==> flow/design.v <==
module alu (
  input [32-1:0] a, b, 
  input [6-1:0] s,
  output [32-1:0] y,
  output zero );
  assign y = s==6'b100000 ? a+b:
  			 s==6'b100010 ? a-b:
             s==6'b100100 ? a & b:
             s==6'b100101 ? a | b:
             s==6'b100110 ? a ^ b:
             s==6'b100111 ? ~ (a | b):
  			 s==6'b100001 ? a+b:
			 b;
  assign zero = (y == 32'b0);
endmodule
module rfile (
 input clk,
 input [5-1:0] a1, a2, a3,
 output [32-1:0] rd1, rd2,
 input [32-1:0] wd3,
 input we3);
	reg [32-1:0] rf[0:32-1];
	assign rd1 = |a1 == 0 ? 0: rf[a1];
	assign rd2 = |a2 == 0 ? 0: rf[a2];
	always @(posedge clk) 
		if(we3) rf[a3] <= wd3;
endmodule
module mipse(
input clk, rst_n,
input [32-1:0] instr,
input [32-1:0] readdata,
output reg [32-1:0] pc, 
output [32-1:0] aluresult,
output [32-1:0] writedata,
output memwrite);
wire [32-1:0] srca, srcb, result;
wire [6-1:0] opcode;
wire [5-1:0] shamt;
wire [6-1:0] func;
wire [5-1:0] rs, rd, rt, writereg;
wire [6-1:0] com;
wire [32-1:0] signimm;
wire [32-1:0] unsignimm;
wire [32-1:0] pcplus4;
wire regwrite;
wire sw_op, beq_op, bne_op, addi_op, lw_op, j_op, jal_op, jr_op, alu_op;
wire ori_op, lui_op;
wire slt_op, slti_op, sltiu_op;
wire zero;
wire addiu_op, sltu_op, bltz_op, bgez_op, blez_op, sll_op, movz_op, movz_en;
assign {opcode, rs, rt, rd, shamt, func} = instr;
assign signimm = {{16{instr[15]}},instr[15:0]};
assign unsignimm = {16'b0,instr[15:0]};
assign sw_op = (opcode == 6'b101011);
assign lw_op = (opcode == 6'b100011);
assign alu_op = (opcode == 6'b000000) & (func[5:3] == 3'b100);
assign addi_op = (opcode == 6'b001000);
assign addiu_op = (opcode == 6'b001001);
assign slti_op = (opcode == 6'b001010);
assign sltiu_op = (opcode == 6'b001011);
assign ori_op = (opcode == 6'b001101);
assign lui_op = (opcode == 6'b001111);
assign beq_op = (opcode == 6'b000100);
assign bne_op = (opcode == 6'b000101);
assign j_op = (opcode == 6'b000010);
assign jal_op = (opcode == 6'b000011);
assign jr_op = (opcode == 6'b000000) & (func == 6'b001000);
assign slt_op = (opcode == 6'b000000) & (func == 6'b101010);
assign sltu_op = (opcode == 6'b000000) & (func == 6'b101001);
assign memwrite = sw_op;
assign bltz_op = (opcode == 6'b000001) & (rt == 5'b00000);
assign bgez_op = (opcode == 6'b000001) & (rt == 5'b00001);
assign blez_op = (opcode == 6'b000110);
assign sll_op = (opcode == 6'b000000) & (func == 6'b000000);
assign movz_op = (opcode == 6'b000000) & (func == 6'b010000);
assign srcb = (addi_op | lw_op | sw_op | slti_op) ? signimm : 
				lui_op ? {instr[15:0], 16'b0}:
				(ori_op | addiu_op | sltiu_op) ? unsignimm : 
								writedata;
assign com = (addi_op | addiu_op | lw_op | sw_op) ? 6'b100000: 
			ori_op ? 6'b100101:
			lui_op ? 6'b000001:
			(beq_op | bne_op | slt_op | sltu_op | slti_op | sltiu_op ) ? 6'b100010: func;
assign movz_en = movz_op & (writedata == 0);
assign result = slt_op | sltu_op | slti_op | sltiu_op ? {31'b0,aluresult[31]} :
		movz_en ?  srca:
		sll_op ? (writedata << shamt) :
		jal_op ? pcplus4:
		lw_op  ? readdata :
		aluresult;
assign regwrite = lw_op | alu_op | addi_op | addiu_op | jal_op | slt_op | sltu_op | slti_op | sltiu_op | sll_op | movz_en | ori_op | lui_op;
assign writereg = jal_op ? 5'b11111: alu_op | slt_op | sltu_op | sll_op | movz_en ? rd : rt;
alu alu_1(.a(srca), .b(srcb), .s(com), .y(aluresult), .zero(zero));
rfile rfile_1(.clk(clk), .rd1(srca), .a1(rs), .rd2(writedata), .a2(rt), 
	.wd3(result), .a3(writereg), .we3(regwrite));
assign pcplus4 = pc+4;
always @(posedge clk or negedge rst_n) 
begin 
   if(!rst_n) pc <= 0;
   else if (j_op | jal_op) 
   	 pc	<= {pc[31:28],instr[25:0],2'b0};
   else if (jr_op) 
   	 pc	<= srca;
   else if ((beq_op & zero) | (bne_op & !zero))
     pc <= pcplus4 +{signimm[29:0],2'b0} ;
	else if ((bltz_op & (srca < 0)) | (blez_op & (srca <= 0)) | (bgez_op & (srca > 0)))
     pc <= pcplus4 +{signimm[29:0],2'b0} ;
   else 
     pc <= pcplus4;
end
endmodule
## Step by step through the tools: mipse

Tool output for the design above before and after an edit, in the order of the flow.
Lines under "unedited" count in the file above, lines under "edited" in the edited file.
"difference" is "edited" less "unedited", of the values as shown.
Operators: Yosys type, input widths -> output width; for muxes data width and select width s.
Library cell names are shortened.
A cell with -- has no value.

- Design top: mipse
- Clock input: clk
- Cell library: sky130hd
- Timing corner: tt_025C_1v80

## Edit of the RTL

Unified diff, file above to edited file.
The edited RTL no longer does the same as the RTL above: the edit was made by script, with no optimisation intended.

```diff
@@ -42,5 +42,5 @@
 wire [32-1:0] signimm;
 wire [32-1:0] unsignimm;
-wire [32-1:0] pcplus4;
+wire [32-2:0] pcplus4;
 wire regwrite;
 wire sw_op, beq_op, bne_op, addi_op, lw_op, j_op, jal_op, jr_op, alu_op;
```

## Elaborated design

Yosys after proc, flatten, opt, wreduce and memory -nomap, before mapping. Enables and synchronous resets that opt folds into registers are not counted as muxes. Memory bits, and registers merged into a memory's read port (data or address), are not among the register bits. Print and check cells are not counted. Equal cells are merged and count once.
Yosys's memory passes give these memory sizes; they may raise the number of words (mostly to a power of two), join words into wider ones and drop unused or constant bits.

Bit counts:

| item | unedited | edited | difference |
|---|---|---|---|
| bits in registers | 32 | 32 | 0 |
| RAM bits | 1024 | 1024 | 0 |
| input bits | 66 | 66 | 0 |
| memories | 1 | 1 | 0 |
| output and inout port bits | 97 | 97 | 0 |

Memories:

| item | unedited | edited |
|---|---|---|
| words x width with read and write ports | rfile_1.rf 32x32 r2 w1 | rfile_1.rf 32x32 r2 w1 |

Operators by class:

| item | unedited | edited | difference |
|---|---|---|---|
| order comparisons | 3 | 3 | 0 |
| bitwise operators | 54 | 54 | 0 |
| muxes and demuxes | 30 | 30 | 0 |
| reduce/logical cells | 10 | 10 | 0 |
| shift-type cells | 1 | 1 | 0 |
| equality and inequality tests | 27 | 27 | 0 |
| $add $sub $neg | 4 | 4 | 0 |

Operator list:

| cell | unedited | edited | difference |
|---|---|---|---|
| $add 32x32->32 | 2 | 1 | -1 |
| $add 32x3->32 const B | 1 | 0 | -1 |
| $add 31x3->31 const B | 0 | 1 | +1 |
| $add 31x32->32 | 0 | 1 | +1 |

Operator kinds equal on both sides are left out: 29.

## Logic depth

Depth = most cells in a row (Yosys ltp): at word level without a register or memory, in the mapped netlist without a sequential cell, where the memories' decode and read muxes count.

Logic depth:

| item | unedited | edited | difference |
|---|---|---|---|
| depth after elaboration | 25 | 25 | 0 |
| ABC_AREA | 0 | 0 | -- |
| depth in mapped cells | 36 | 38 | +2 |

## Mapped cells and area

The flow's flattened synthesis, as Yosys stat reports it; memories are mapped. The netlist is that of the ABC_AREA named above (0 if unset); the other value can give another one.

Mapped netlist:

| item | unedited | edited | difference |
|---|---|---|---|
| flip-flops | 1056 | 1056 | 0 |
| chip area (Yosys) (um2) | 61189.9 | 62044.5 | +854.6 |
| sequential area (um2) | 31550.3 | 31550.3 | 0.0 |
| buffers | 308 | 319 | +11 |
| cells in the netlist | 4546 | 4588 | +42 |

Cell types:

| cell | unedited | edited | difference |
|---|---|---|---|
| mux2i_1 | 334 | 252 | -82 |
| nand2_1 | 290 | 347 | +57 |
| a22oi_1 | 137 | 97 | -40 |
| mux4_2 | 431 | 460 | +29 |
| nor3_1 | 52 | 77 | +25 |
| and3_1 | 25 | 47 | +22 |
| xnor2_1 | 76 | 57 | -19 |
| o211ai_1 | 63 | 45 | -18 |
| a31oi_1 | 46 | 64 | +18 |
| a21o_1 | 22 | 40 | +18 |
| mux2_2 | 34 | 51 | +17 |
| nand3_1 | 112 | 97 | -15 |
| mux4_1 | 7 | 22 | +15 |
| o21ai_1 | 25 | 13 | -12 |
| or2_2 | 13 | 25 | +12 |
| a21oi_1 | 217 | 206 | -11 |
| buf_2 | 47 | 36 | -11 |
| or3_1 | 18 | 29 | +11 |

Cell types equal on both sides are left out: 20.
The list need not be complete.
The figures by module come from a second, unflattened synthesis with its own total; it is not the netlist above.

Second synthesis, totals:

| item | unedited | edited | difference |
|---|---|---|---|
| cell total of the unflattened synthesis | 4497 | 4505 | +8 |
| area total of the unflattened synthesis (um2) | 61276.3 | 61367.6 | +91.3 |

Each row is one instance without its submodules.

By module, unedited:

| module | seq. area (um2) | cells | times used | area (um2) |
|---|---|---|---|---|
| rfile | 30749.5 | 2400 | 1 | 46960.0 |
| mipse | 800.8 | 1000 | 1 | 7464.7 |
| alu | 0.0 | 1097 | 1 | 6851.6 |

By module, edited:

| module | seq. area (um2) | cells | times used | area (um2) |
|---|---|---|---|---|
| rfile | 30749.5 | 2400 | 1 | 46960.0 |
| mipse | 800.8 | 997 | 1 | 7379.6 |
| alu | 0.0 | 1108 | 1 | 7028.0 |

## Worst setup path after synthesis

Source: OpenSTA report_checks on the synthesized netlist (no wires, ideal clock, input and output delay 20% of the period each), path of least setup slack; recovery checks are left aside. Register names are those of the netlist, which keeps one name where synthesis merged equal registers.

Timing path post-synthesis:

| item | unedited | edited | difference |
|---|---|---|---|
| kind | input port to output port | input port to output port | -- |
| start point | input instr[21] | input instr[21] | -- |
| end point | output aluresult[27] | output aluresult[30] | -- |
| path buffers | 11 | 11 | 0 |
| input delay (ns) | 2.000 | 2.000 | 0.000 |
| clock period (ns) | 10.0 | 10.0 | 0.0 |
| data arrival time (ns) | 8.410 | 9.275 | +0.865 |
| time at the first pin (ns) | 2.000 | 2.000 | 0.000 |
| driving pins on the path | 28 | 31 | +3 |
| path delay (ns) | 6.410 | 7.275 | +0.865 |
| slack (ns) | -0.410 | -1.275 | -0.865 |
| data required time (ns) | 8.000 | 8.000 | 0.000 |
| synthesis period reached (ns) | 10.41 | 11.275 | +0.865 |

"path delay" is the arrival time less input delay plus setup time.
A path that ends at an output port has no setup time.
"driving pins on the path" counts driving pins, that of a launching flip-flop among them; a cell with two outputs on the path counts twice.
"synthesis period reached" is the clock period less the worst setup slack; recovery checks do not enter. This is arithmetic on one report: input and output delays are still those of the set period (20% each).
The rows between start and end are the longest chain of elaborated cells between them; the timing report does not say that the signal goes this way. Where chains are equally long, one stands for them.
A line is the first line of the expression or statement that the cell stems from. Yosys adds cells for indexed reads and writes and turns some case tables into memories.

Between the ends, post-synthesis, unedited:
- Cell sequence: buf_6 > buf_8 > buf_6 > buf_6 > buf_6 > buf_4 > buf_6 > buf_4 > buf_2 > buf_1 > mux4_2 > mux4_2 > mux2_2 > nand2_1 > inv_1 > ha_1 > clkbuf_1 > nor2_1 > a21boi_0 > o221ai_1 > o21ai_0 > o21ai_0 > a31oi_1 > o21ai_1 > a311o_1 > a21o_1 > xnor2_1 > a211oi_1
- Cells in the longest elaborated chain: 11

Ends and longest elaborated chain, post-synthesis, unedited:

| item | RTL line | source |
|---|---|---|
| start, declared | 30 | `input [32-1:0] instr,` |
| $reduce_or 5->1 | 23 | `assign rd1 = \|a1 == 0 ? 0: rf[a1];` |
| $logic_not 32->1 | 23 |  |
| $mux 32 | 23 |  |
| $add 32x32->32 | 12 | `s==6'b100001 ? a+b:` |
| $mux 32 | 12 |  |
| $mux 32 | 11 | `s==6'b100111 ? ~ (a \| b):` |
| $mux 32 | 10 | `s==6'b100110 ? a ^ b:` |
| $mux 32 | 9 | `s==6'b100101 ? a \| b:` |
| $mux 32 | 8 | `s==6'b100100 ? a & b:` |
| $mux 32 | 7 | `s==6'b100010 ? a-b:` |
| $mux 32 | 6 | `assign y = s==6'b100000 ? a+b:` |
| end, declared | 33 | `output [32-1:0] aluresult,` |

Between the ends, post-synthesis, edited:
- Cell sequence: buf_6 > buf_12 > buf_12 > buf_12 > buf_8 > buf_8 > buf_6 > buf_6 > buf_1 > buf_1 > clkbuf_1 > mux4_2 > mux4_2 > nand2_1 > a21oi_1 > inv_1 > ha_1 > inv_1 > ha_1 > nand2b_1 > o221ai_1 > a31oi_1 > a21o_1 > a211o_1 > and3_1 > a2111o_1 > a311o_1 > a31oi_1 > a221oi_1 > xor2_1 > a221oi_1
- Cells in the longest elaborated chain: 11

Ends and longest elaborated chain, post-synthesis, edited:

| item | RTL line | source |
|---|---|---|
| start, declared | 30 | `input [32-1:0] instr,` |
| $reduce_or 5->1 | 23 | `assign rd1 = \|a1 == 0 ? 0: rf[a1];` |
| $logic_not 32->1 | 23 |  |
| $mux 32 | 23 |  |
| $add 32x32->32 | 12 | `s==6'b100001 ? a+b:` |
| $mux 32 | 12 |  |
| $mux 32 | 11 | `s==6'b100111 ? ~ (a \| b):` |
| $mux 32 | 10 | `s==6'b100110 ? a ^ b:` |
| $mux 32 | 9 | `s==6'b100101 ? a \| b:` |
| $mux 32 | 8 | `s==6'b100100 ? a & b:` |
| $mux 32 | 7 | `s==6'b100010 ? a-b:` |
| $mux 32 | 6 | `assign y = s==6'b100000 ? a+b:` |
| end, declared | 33 | `output [32-1:0] aluresult,` |

## Path in the finished layout

Path of least setup slack in the final report of the runs of set A (OpenROAD, finished layout, wires in). Where an end is a register, its clock arrival counts in the times.

Timing path post-layout:

| item | unedited | edited | difference |
|---|---|---|---|
| kind | input port to output port | input port to output port | -- |
| start point | input instr[24] | input instr[25] | -- |
| end point | output aluresult[31] | output aluresult[31] | -- |
| clock period (ns) | 9.97 | 9.97 | 0.00 |
| driving pins on the path | 23 | 21 | -2 |
| input delay (ns) | 1.99 | 1.99 | 0.00 |
| data required time (ns) | 7.98 | 7.98 | 0.00 |
| slack (ns) | 0.14 | 0.09 | -0.05 |
| path buffers | 4 | 4 | 0 |
| data arrival time (ns) | 7.83 | 7.89 | +0.06 |
| time at the first pin (ns) | 1.99 | 1.99 | 0.00 |

The rows between start and end are the longest chain of elaborated cells between them; the timing report does not say that the signal goes this way. Where chains are equally long, one stands for them.

Between the ends, post-layout, unedited:
- Cell sequence: buf_2 > buf_4 > nand3b_1 > o22a_1 > o221ai_1 > nor4_2 > inv_1 > ha_1 > and3_1 > a41o_1 > a31oi_1 > a21oi_1 > o311ai_0 > o211a_1 > a211oi_4 > o21ai_1 > o21a_1 > o211ai_1 > xor2_1 > a21oi_2 > buf_4 > inv_1 > clkdlybuf4s50_1
- Cells in the longest elaborated chain: 11

Ends and longest elaborated chain, post-layout, unedited:

| item | RTL line | source |
|---|---|---|
| start, declared | 30 | `input [32-1:0] instr,` |
| $reduce_or 5->1 | 23 | `assign rd1 = \|a1 == 0 ? 0: rf[a1];` |
| $logic_not 32->1 | 23 |  |
| $mux 32 | 23 |  |
| $add 32x32->32 | 12 | `s==6'b100001 ? a+b:` |
| $mux 32 | 12 |  |
| $mux 32 | 11 | `s==6'b100111 ? ~ (a \| b):` |
| $mux 32 | 10 | `s==6'b100110 ? a ^ b:` |
| $mux 32 | 9 | `s==6'b100101 ? a \| b:` |
| $mux 32 | 8 | `s==6'b100100 ? a & b:` |
| $mux 32 | 7 | `s==6'b100010 ? a-b:` |
| $mux 32 | 6 | `assign y = s==6'b100000 ? a+b:` |
| end, declared | 33 | `output [32-1:0] aluresult,` |

Between the ends, post-layout, edited:
- Cell sequence: buf_2 > buf_4 > nor2_1 > and2_1 > buf_4 > a211oi_1 > o21a_1 > inv_1 > ha_1 > and2_1 > a211oi_2 > a22oi_2 > and3_1 > o211a_4 > o311a_4 > a21o_1 > a2111oi_2 > or3b_2 > a211oi_1 > o32ai_2 > clkdlybuf4s50_1
- Cells in the longest elaborated chain: 11

Ends and longest elaborated chain, post-layout, edited:

| item | RTL line | source |
|---|---|---|
| start, declared | 30 | `input [32-1:0] instr,` |
| $reduce_or 5->1 | 23 | `assign rd1 = \|a1 == 0 ? 0: rf[a1];` |
| $logic_not 32->1 | 23 |  |
| $mux 32 | 23 |  |
| $add 32x32->32 | 12 | `s==6'b100001 ? a+b:` |
| $mux 32 | 12 |  |
| $mux 32 | 11 | `s==6'b100111 ? ~ (a \| b):` |
| $mux 32 | 10 | `s==6'b100110 ? a ^ b:` |
| $mux 32 | 9 | `s==6'b100101 ? a \| b:` |
| $mux 32 | 8 | `s==6'b100100 ? a & b:` |
| $mux 32 | 7 | `s==6'b100010 ? a-b:` |
| $mux 32 | 6 | `assign y = s==6'b100000 ? a+b:` |
| end, declared | 33 | `output [32-1:0] aluresult,` |

## Layout results

Runs of the flow (Yosys, OpenROAD) on both versions; the two runs of a pair have the same settings. The constraints put input and output delay at 20% of the set period each and load the outputs with 0.01 pF.

Flow settings, set A:
- period_ns: 9.97
- CAP_MARGIN: 20
- CORE_MARGIN: 2
- CORE_UTILIZATION: 40
- SLEW_MARGIN: 20

Measured results, set A:

| item | unedited | edited | difference |
|---|---|---|---|
| standard-cell area after routing (um2) | 72823.6 | 73717.0 | +893.4 |
| setup slack of the worst path (ns) | 0.144 | 0.087 | -0.057 |
| worst hold slack in the final report (ns) | 0.637 | 0.575 | -0.062 |
| period reached (ns) | 9.826 | 9.883 | +0.057 |
| total power of the final layout (W) | 0.013447 | 0.013178 | -0.000269 |
| die area (um2) | 156120.0 | 158277.0 | +2157.0 |
| synthesized cell area (um2) | 61189.9 | 62044.5 | +854.6 |

Flow settings, set B:
- ABC_AREA: 1
- CELL_PAD_IN_SITES_GLOBAL_PLACEMENT: 2
- CORE_ASPECT_RATIO: 1.94
- CORE_UTILIZATION: 37
- CTS_CLUSTER_DIAMETER: 328
- GPL_ROUTABILITY_DRIVEN: 1
- MAX_ROUTING_LAYER: met5
- PLACE_DENSITY_LB_ADDON: 0.23
- period_ns: 7.41
- CAP_MARGIN: 20
- CORE_MARGIN: 2
- SLEW_MARGIN: 20

Measured results, set B:

| item | unedited | edited | difference |
|---|---|---|---|
| standard-cell area after routing (um2) | 87790.4 | 88959.1 | +1168.7 |
| setup slack of the worst path (ns) | -0.028 | 0.005 | +0.033 |
| worst hold slack in the final report (ns) | 0.580 | 0.556 | -0.024 |
| period reached (ns) | 7.438 | 7.405 | -0.033 |
| total power of the final layout (W) | 0.019992 | 0.019882 | -0.000110 |
| die area (um2) | 184742.0 | 185842.0 | +1100.0 |
| synthesized cell area (um2) | 67019.3 | 67422.2 | +402.9 |

"period reached" is the run's clock period less its worst setup slack. It is reckoned from that one timing run; input and output delays stay at 20% of the period that was set.
"total power of the final layout" is the tool's figure for a default switching activity; nothing was simulated.
